==> flow/design.v <==
`timescale 1ns / 1ps
module AHB_Mul(  
    input HCLK,
    input HRESETn,
    input [31:0]M_AHB_0_haddr,
    input [2:0]M_AHB_0_hburst,
    input M_AHB_0_hmastlock,
    input [3:0]M_AHB_0_hprot,
    output reg [31:0]M_AHB_0_hrdata,
    output M_AHB_0_hready,
    output M_AHB_0_hresp,
    input [2:0]M_AHB_0_hsize,
    input [1:0]M_AHB_0_htrans,
    input [31:0]M_AHB_0_hwdata,
    input M_AHB_0_hwrite,
    output[3:0] led 
    );
    assign M_AHB_0_hready = 1'b1;
    assign M_AHB_0_hresp = 1'b0;
    reg [31:0] mem_A;    
    reg [31:0] mem_B;    
    reg [31:0] mem_C;    
    reg [31:0] mem_D;    
    reg [31:0] mem_E;    
    reg [31:0] mem_F;    
    reg [31:0] mem_G;    
    reg [31:0] mem_H;    
    reg[31:0] mem_I;   
    reg [1:0]   w_ctrl;  
    reg [1:0]   r_ctrl;  
    reg [3:0]   w_addr;  
    reg [3:0]   r_addr;  
    assign led[3:0] = mem_A[3:0];  
    always@(posedge HCLK)
    begin 
        if(!HRESETn)
        begin
            w_ctrl <= 2'b00;
            w_addr <= 4'h0;
        end
        else if(M_AHB_0_hwrite == 1'b1) 
        begin
        case(M_AHB_0_htrans)
            2'b00 :  
            begin
                w_ctrl <= 2'b00;
            end
            2'b01 :  
            begin
                w_ctrl <= 2'b01;
            end
            2'b10 :  
            begin
                w_ctrl <= 2'b10;
                w_addr <= M_AHB_0_haddr[5:2];
            end
            2'b11 :  
            begin
                w_ctrl <= 2'b11;
                w_addr <= M_AHB_0_haddr[5:2];
            end
        endcase
        end
        else
        begin
            w_ctrl <= 2'b00;  
        end
   end
    always@(posedge HCLK)  
    begin
    if(!HRESETn)
    begin
        mem_A <= 32'h0;
        mem_B <= 32'h0;
        mem_C <= 32'h0;
        mem_D <= 32'h0;
        mem_E <= 32'h0;
        mem_F <= 32'h0;
        mem_G <= 32'h0;
        mem_H <= 32'h0;
    end
    else
    case(w_ctrl)
        2'b00:  
        begin        
        end
        2'b01:  
        begin
        end
        2'b10:  
        begin
        case(w_addr)
            4'h0 : mem_A <= M_AHB_0_hwdata;
            4'h1 : mem_B <= M_AHB_0_hwdata;
            4'h2 : mem_C <= M_AHB_0_hwdata;
            4'h3 : mem_D <= M_AHB_0_hwdata;
            4'h4 : mem_E <= M_AHB_0_hwdata;
            4'h5 : mem_F <= M_AHB_0_hwdata;
            4'h6 : mem_G <= M_AHB_0_hwdata;
            4'h7 : mem_H <= M_AHB_0_hwdata;
        endcase
        end
        2'b11:  
        begin
        case(w_addr)
            4'h0 : mem_A <= M_AHB_0_hwdata;
            4'h1 : mem_B <= M_AHB_0_hwdata;
            4'h2 : mem_C <= M_AHB_0_hwdata;
            4'h3 : mem_D <= M_AHB_0_hwdata;
            4'h4 : mem_E <= M_AHB_0_hwdata;
            4'h5 : mem_F <= M_AHB_0_hwdata;
            4'h6 : mem_G <= M_AHB_0_hwdata;
            4'h7 : mem_H <= M_AHB_0_hwdata;
        endcase
        end
    endcase
    end
    always@(posedge HCLK) begin
        if (!HRESETn) begin
            r_ctrl <= 2'b00;
            r_addr <= 4'h0;
        end
        else if (M_AHB_0_hwrite == 1'b0) begin  
            case(M_AHB_0_htrans)
                2'b00 : r_ctrl <= 2'b00; 
                2'b01 : r_ctrl <= 2'b01; 
                2'b10 : 
                    begin
                        r_ctrl <= 2'b10; 
                        r_addr <= M_AHB_0_haddr[5:2];
                    end
                2'b11 :
                    begin
                        r_ctrl <= 2'b11; 
                        r_addr <= M_AHB_0_haddr[5:2];
                    end
            endcase
        end
        else begin
            r_ctrl <= 2'b00;  
        end
    end
    always@(*) begin
        case(r_addr)
            4'h0 : M_AHB_0_hrdata = mem_A;
            4'h1 : M_AHB_0_hrdata = mem_B;
            4'h2 : M_AHB_0_hrdata = mem_C;
            4'h3 : M_AHB_0_hrdata = mem_D;
            4'h4 : M_AHB_0_hrdata = mem_E;
            4'h5 : M_AHB_0_hrdata = mem_F;
            4'h6 : M_AHB_0_hrdata = mem_G;
            4'h7 : M_AHB_0_hrdata = mem_H;
            4'h8 : M_AHB_0_hrdata = mem_I;
            default : M_AHB_0_hrdata = 32'h0;
        endcase
    end
    always@(posedge HCLK) begin
        if (!HRESETn) begin
            mem_I <= 32'h1;
        end
        else
        case(w_ctrl) 
        2'b00 : begin end  
        2'b01 : begin end  
        2'b10 , 2'b11 : begin  
            case(w_addr)
                4'h0 : mem_I <= mem_I * M_AHB_0_hwdata;
                4'h1 : mem_I <= mem_I * M_AHB_0_hwdata;
                4'h2 : mem_I <= mem_I * M_AHB_0_hwdata;
                4'h3 : mem_I <= mem_I * M_AHB_0_hwdata;
                4'h4 : mem_I <= mem_I * M_AHB_0_hwdata;
                4'h5 : mem_I <= mem_I * M_AHB_0_hwdata;
                4'h6 : mem_I <= mem_I * M_AHB_0_hwdata;
                4'h7 : mem_I <= mem_I * M_AHB_0_hwdata;
                4'h8 : mem_I <= M_AHB_0_hwdata;
            endcase
        end
        endcase
    end
endmodule
---- From RTL to reports: AHB_Mul ----
Tool output for the design above before and after an edit, in the order of the flow.
Lines under "original" count in the file above, lines under "edited" in the edited file.
"change" is "edited" less "original", of the values as shown; "rel. change" is that difference over "original", in percent.
Operators: Yosys type, input widths -> output width; for muxes data width and select width s.
Cell names lack the library's common part.
Not given: -
design
  top ..................................... AHB_Mul
  clock ................................... HCLK
  standard-cell library ................... sky130hd
  corner .................................. tt_025C_1v80

---- Edit of the RTL ----
Unified diff, file above to edited file.
The edited RTL no longer does the same as the RTL above: the edit was made by script, with no optimisation intended.
begin of diff
@@ -19,5 +19,5 @@
     assign M_AHB_0_hresp = 1'b0;
     reg [31:0] mem_A;    
-    reg [31:0] mem_B;    
+    reg [15:0] mem_B;    
     reg [31:0] mem_C;    
     reg [31:0] mem_D;    
end of diff

---- Word level ----
Yosys after proc, flatten, opt, wreduce and memory -nomap, before mapping. Memory bits, and registers merged into a memory's read port (data or address), are not among the register bits. Print and check cells are not counted.
word-level totals
  what                             original  edited  change  rel. change (%)
  word width x clocked read ports  0         0       0       -
  bits of input ports              80        80      0       0.00
  output and inout bits            38        38      0       0.00
  memory cells                     0         0       0       -
  flip-flop bits (word level)      298       282     -16     -5.37
  bits in read-only memories       0         0       0       -
  RAM bits                         0         0       0       -
  word-level cells                 82        82      0       0.00
  bits in latches                  0         0       0       -
cells by class
  what                              original  edited  change  rel. change (%)
  shift operators                   0         0       0       -
  add/sub/neg operators             0         0       0       -
  bitwise operators                 1         1       0       0.00
  reductions and logical operators  20        20      0       0.00
  eq/ne operators                   29        29      0       0.00
  order comparisons                 0         0       0       -
  multiplexer cells                 19        19      0       0.00
  multipliers                       1         1       0       0.00
  div/mod/pow operators             0         0       0       -
operator list
  kind     original  edited  change  rel. change (%)
  $mux 32  16        14      -2      -12.50
  $mux 16  0         2       +2      -
Operator kinds equal on both sides are left out: 18.

---- Logic depth ----
Longest topological path by Yosys (ltp), each cell counted once; first at word level (registers and memories cut), then after technology mapping (sequential cells cut; the memories' decode and read muxes count).
logic depth
  what                           original  edited  change  rel. change (%)
  word-level depth               4         4       0       0.00
  ABC_AREA                       0         0       -       -
  depth in mapped cells          27        29      +2      +7.41
  gate-level depth less buffers  25        27      +2      +8.00

---- After synthesis ----
Yosys stat after the flow's synthesis: flattened, memories mapped to cells. It holds for the ABC_AREA given above (unset counts as 0); a run with the other value may have another netlist.
cells by type
  type      original  edited  change  rel. change (%)
  nand2_1   809       773     -36     -4.45
  dfxtp_1   298       282     -16     -5.37
  a222oi_1  0         15      +15     -
  a221oi_1  33        20      -13     -39.39
  a22oi_1   64        53      -11     -17.19
  nand3_1   30        40      +10     +33.33
  and3_1    19        11      -8      -42.11
  o22ai_1   16        8       -8      -50.00
  a21boi_0  14        6       -8      -57.14
  a21oi_1   293       300     +7      +2.39
  a22o_1    13        6       -7      -53.85
  o21a_1    9         4       -5      -55.56
  o21ai_0   41        37      -4      -9.76
  inv_1     377       380     +3      +0.80
  o211ai_1  4         7       +3      +75.00
  a31oi_1   2         5       +3      +150.00
  nor4_1    1         4       +3      +300.00
  and2_1    309       311     +2      +0.65
Cell types equal on both sides are left out: 12.
The list need not be complete.
mapped netlist
  what                             original  edited   change  rel. change (%)
  buffers                          264       263      -1      -0.38
  cell area after synthesis (um2)  28155.8   27561.4  -594.4  -2.11
  mapped flip-flops                298       282      -16     -5.37
  sequential area (um2)            5965.7    5645.4   -320.3  -5.37
  cell count                       3391      3319     -72     -2.12

---- Path before layout ----
Path of least setup slack by OpenSTA after synthesis, without wires, with an ideal clock, recovery checks aside; 20% of the period is set as input and as output delay. Where synthesis merged equal registers, the netlist keeps one of their names.
timing path after synthesis
  what                                 original                 edited                   change  rel. change (%)
  path type                            input to register        input to register        -       -
  start                                input M_AHB_0_hwdata[2]  input M_AHB_0_hwdata[2]  -       -
  end                                  register mem_I[28]       register mem_I[31]       -       -
  buffers on the path                  2                        3                        +1      +50.00
  external input delay (ns)            2.000                    2.000                    0.000   0.00
  arrival (ns)                         8.468                    8.553                    +0.085  +1.00
  library setup time (ns)              0.115                    0.129                    +0.014  -
  clock period (ns)                    10.0                     10.0                     0.0     0.00
  delay of the path (ns)               6.583                    6.682                    +0.099  +1.50
  time at the first pin (ns)           2.000                    2.000                    0.000   0.00
  driving pins on the path             22                       25                       +3      +13.64
  required time (ns)                   9.885                    9.871                    -0.014  -0.14
  path slack (ns)                      1.418                    1.318                    -0.100  -
  period reached after synthesis (ns)  8.582                    8.682                    +0.100  +1.17
"delay of the path" is the arrival time less input delay plus setup time.
"driving pins on the path": output pins that drive a net of the path, with the launching flip-flop's if there is one; two outputs of one cell count as two.
"period reached after synthesis" is the clock period less the worst setup slack; recovery checks do not enter. This is arithmetic on one report: input and output delays are still those of the set period (20% each).
The rows between start and end are the longest chain of elaborated cells between them; the timing report does not say that the signal goes this way. Where chains are equally long, one stands for them.
A line is the first line of the expression or statement that the cell stems from. Yosys adds cells for indexed reads and writes and turns some case tables into memories.
A register here has more assigning lines than the two given.
on the way, after synthesis, original
  cells stage by stage .................... clkbuf_1 > clkbuf_1 > and2_1 > fa_1 > inv_1 > fa_1 > fa_1 > fa_1 > inv_1 > fa_1 > inv_1 > fa_1 > inv_1 > fa_1 > fa_1 > ha_1 > nand3_1 > or4_1 > o211ai_1 > nand2_1 > mux2_2 > a2111oi_0
  cells in the longest elaborated chain ... 2
  elaborated cells between the ends (all ways) .. 2
  classes of those cells .................. mul: 1; mux: 1
ends and longest elaborated chain, after synthesis, original
  what            RTL line  source
  from (decl)     14        input [31:0]M_AHB_0_hwdata,
  $mul 32x32->32  174       4'h7 : mem_I <= mem_I * M_AHB_0_hwdata;
  $pmux 32 s2     166       case(w_addr)
  to (assign)     167       4'h0 : mem_I <= mem_I * M_AHB_0_hwdata;
  to (assign)     168       4'h1 : mem_I <= mem_I * M_AHB_0_hwdata;
  to (decl)       28        reg[31:0] mem_I;
on the way, after synthesis, edited
  cells stage by stage .................... clkbuf_1 > clkbuf_1 > and2_1 > fa_1 > inv_1 > fa_1 > fa_1 > fa_1 > inv_1 > fa_1 > inv_1 > fa_1 > inv_1 > fa_1 > fa_1 > ha_1 > and3_1 > clkbuf_1 > a311oi_1 > nand2_1 > o41a_1 > a41o_1 > o41ai_4 > xnor2_1 > o31ai_2
  cells in the longest elaborated chain ... 2
  elaborated cells between the ends (all ways) .. 2
  classes of those cells .................. mul: 1; mux: 1
ends and longest elaborated chain, after synthesis, edited
  what            RTL line  source
  from (decl)     14        input [31:0]M_AHB_0_hwdata,
  $mul 32x32->32  174       4'h7 : mem_I <= mem_I * M_AHB_0_hwdata;
  $pmux 32 s2     166       case(w_addr)
  to (assign)     167       4'h0 : mem_I <= mem_I * M_AHB_0_hwdata;
  to (assign)     168       4'h1 : mem_I <= mem_I * M_AHB_0_hwdata;
  to (decl)       28        reg[31:0] mem_I;

---- Path in the finished layout ----
Path of least setup slack in the final report of the runs of set A (OpenROAD, finished layout, wires in). Where an end is a register, its clock arrival counts in the times.
timing path after layout
  what                        original                 edited                   change  rel. change (%)
  path type                   input to register        input to register        -       -
  start                       input M_AHB_0_hwdata[2]  input M_AHB_0_hwdata[2]  -       -
  end                         register mem_I[29]       register mem_I[29]       -       -
  driving pins on the path    25                       23                       -2      -8.00
  clock period (ns)           9.26                     9.26                     0.00    0.00
  library setup time (ns)     0.15                     0.10                     -0.05   -
  external input delay (ns)   1.85                     1.85                     0.00    0.00
  arrival (ns)                9.03                     9.09                     +0.06   +0.66
  path slack (ns)             0.63                     0.66                     +0.03   -
  required time (ns)          9.66                     9.75                     +0.09   +0.93
  buffers on the path         2                        3                        +1      +50.00
  time at the first pin (ns)  1.85                     1.85                     0.00    0.00
The rows between start and end are the longest chain of elaborated cells between them; the timing report does not say that the signal goes this way. Where chains are equally long, one stands for them.
A register here has more assigning lines than the two given.
on the way, after layout, original
  cells stage by stage .................... clkdlybuf4s50_1 > buf_12 > and2_1 > fa_1 > inv_1 > fa_1 > fa_1 > fa_1 > inv_1 > fa_1 > inv_1 > fa_1 > inv_1 > fa_1 > fa_1 > ha_1 > a211oi_1 > nor2_1 > a211oi_1 > o21ai_0 > nor2_1 > o311ai_1 > or2_2 > xnor2_1 > a221oi_1
  cells in the longest elaborated chain ... 2
  elaborated cells between the ends (all ways) .. 2
  classes of those cells .................. mul: 1; mux: 1
ends and longest elaborated chain, after layout, original
  what            RTL line  source
  from (decl)     14        input [31:0]M_AHB_0_hwdata,
  $mul 32x32->32  174       4'h7 : mem_I <= mem_I * M_AHB_0_hwdata;
  $pmux 32 s2     166       case(w_addr)
  to (assign)     167       4'h0 : mem_I <= mem_I * M_AHB_0_hwdata;
  to (assign)     168       4'h1 : mem_I <= mem_I * M_AHB_0_hwdata;
  to (decl)       28        reg[31:0] mem_I;
on the way, after layout, edited
  cells stage by stage .................... clkdlybuf4s50_1 > buf_4 > buf_4 > nand2_1 > fa_1 > inv_1 > fa_1 > inv_1 > fa_1 > fa_1 > inv_1 > fa_1 > fa_1 > fa_1 > fa_1 > ha_1 > nor2_1 > nor2_1 > o41a_1 > a41o_1 > nor2_1 > xor2_1 > a221oi_1
  cells in the longest elaborated chain ... 2
  elaborated cells between the ends (all ways) .. 2
  classes of those cells .................. mul: 1; mux: 1
ends and longest elaborated chain, after layout, edited
  what            RTL line  source
  from (decl)     14        input [31:0]M_AHB_0_hwdata,
  $mul 32x32->32  174       4'h7 : mem_I <= mem_I * M_AHB_0_hwdata;
  $pmux 32 s2     166       case(w_addr)
  to (assign)     167       4'h0 : mem_I <= mem_I * M_AHB_0_hwdata;
  to (assign)     168       4'h1 : mem_I <= mem_I * M_AHB_0_hwdata;
  to (decl)       28        reg[31:0] mem_I;

---- Measured runs ----
Both versions went through the flow (Yosys, OpenROAD) with the same settings in each pair. Constraints: input delay and output delay 20% of the set period each, output load 0.01 pF.
settings, set A
  CORE_UTILIZATION ........................ 40
  PLACE_DENSITY ........................... 0.6
  period_ns ............................... 9.26
  CAP_MARGIN .............................. 20
  CORE_MARGIN ............................. 2
  SLEW_MARGIN ............................. 20
results, set A
  what                                          original  edited   change   rel. change (%)
  summed negative setup slack (ns)              0.000     0.000    0.000    -
  clock period reached (ns)                     8.628     8.599    -0.029   -0.34
  worst setup slack after layout (ns)           0.632     0.661    +0.029   -
  worst hold slack in the final report (ns)     0.450     0.452    +0.002   -
  standard-cell area of the final layout (um2)  31260.0   30548.0  -712.0   -2.28
  total die area (um2)                          72527.9   71019.6  -1508.3  -2.08
  overall power (mW)                            8.678     8.403    -0.275   -3.17
  utilization of the finished layout (%)        44.7      44.7     0.0      -
  mapped cell area after synthesis (um2)        28155.8   27561.4  -594.4   -2.11
settings, set B
  ABC_AREA ................................ 1
  CAP_MARGIN .............................. 20
  CORE_UTILIZATION ........................ 40
  CTS_CLUSTER_DIAMETER .................... 173
  GPL_TIMING_DRIVEN ....................... 0
  MAX_ROUTING_LAYER ....................... met4
  PLACE_DENSITY_LB_ADDON .................. 0.21
  TNS_END_PERCENT ......................... 60
  period_ns ............................... 5.71
  CORE_MARGIN ............................. 2
  SLEW_MARGIN ............................. 20
results, set B
  what                                          original  edited   change   rel. change (%)
  summed negative setup slack (ns)              -20.923   -20.613  +0.310   -
  clock period reached (ns)                     7.045     7.005    -0.040   -0.57
  worst setup slack after layout (ns)           -1.335    -1.295   +0.040   -
  worst hold slack in the final report (ns)     0.444     0.450    +0.006   -
  standard-cell area of the final layout (um2)  35049.9   34391.7  -658.2   -1.88
  total die area (um2)                          74939.1   73403.1  -1536.0  -2.05
  overall power (mW)                            18.721    19.012   +0.291   +1.55
  utilization of the finished layout (%)        48.9      48.9     0.0      -
  mapped cell area after synthesis (um2)        29106.7   28501.1  -605.6   -2.08
By "clock period reached" is meant the clock period of the run minus its worst setup slack. This is arithmetic on one report: input and output delays are still those of the set period (20% each).
"overall power" is the tool's figure for a default switching activity; nothing was simulated.
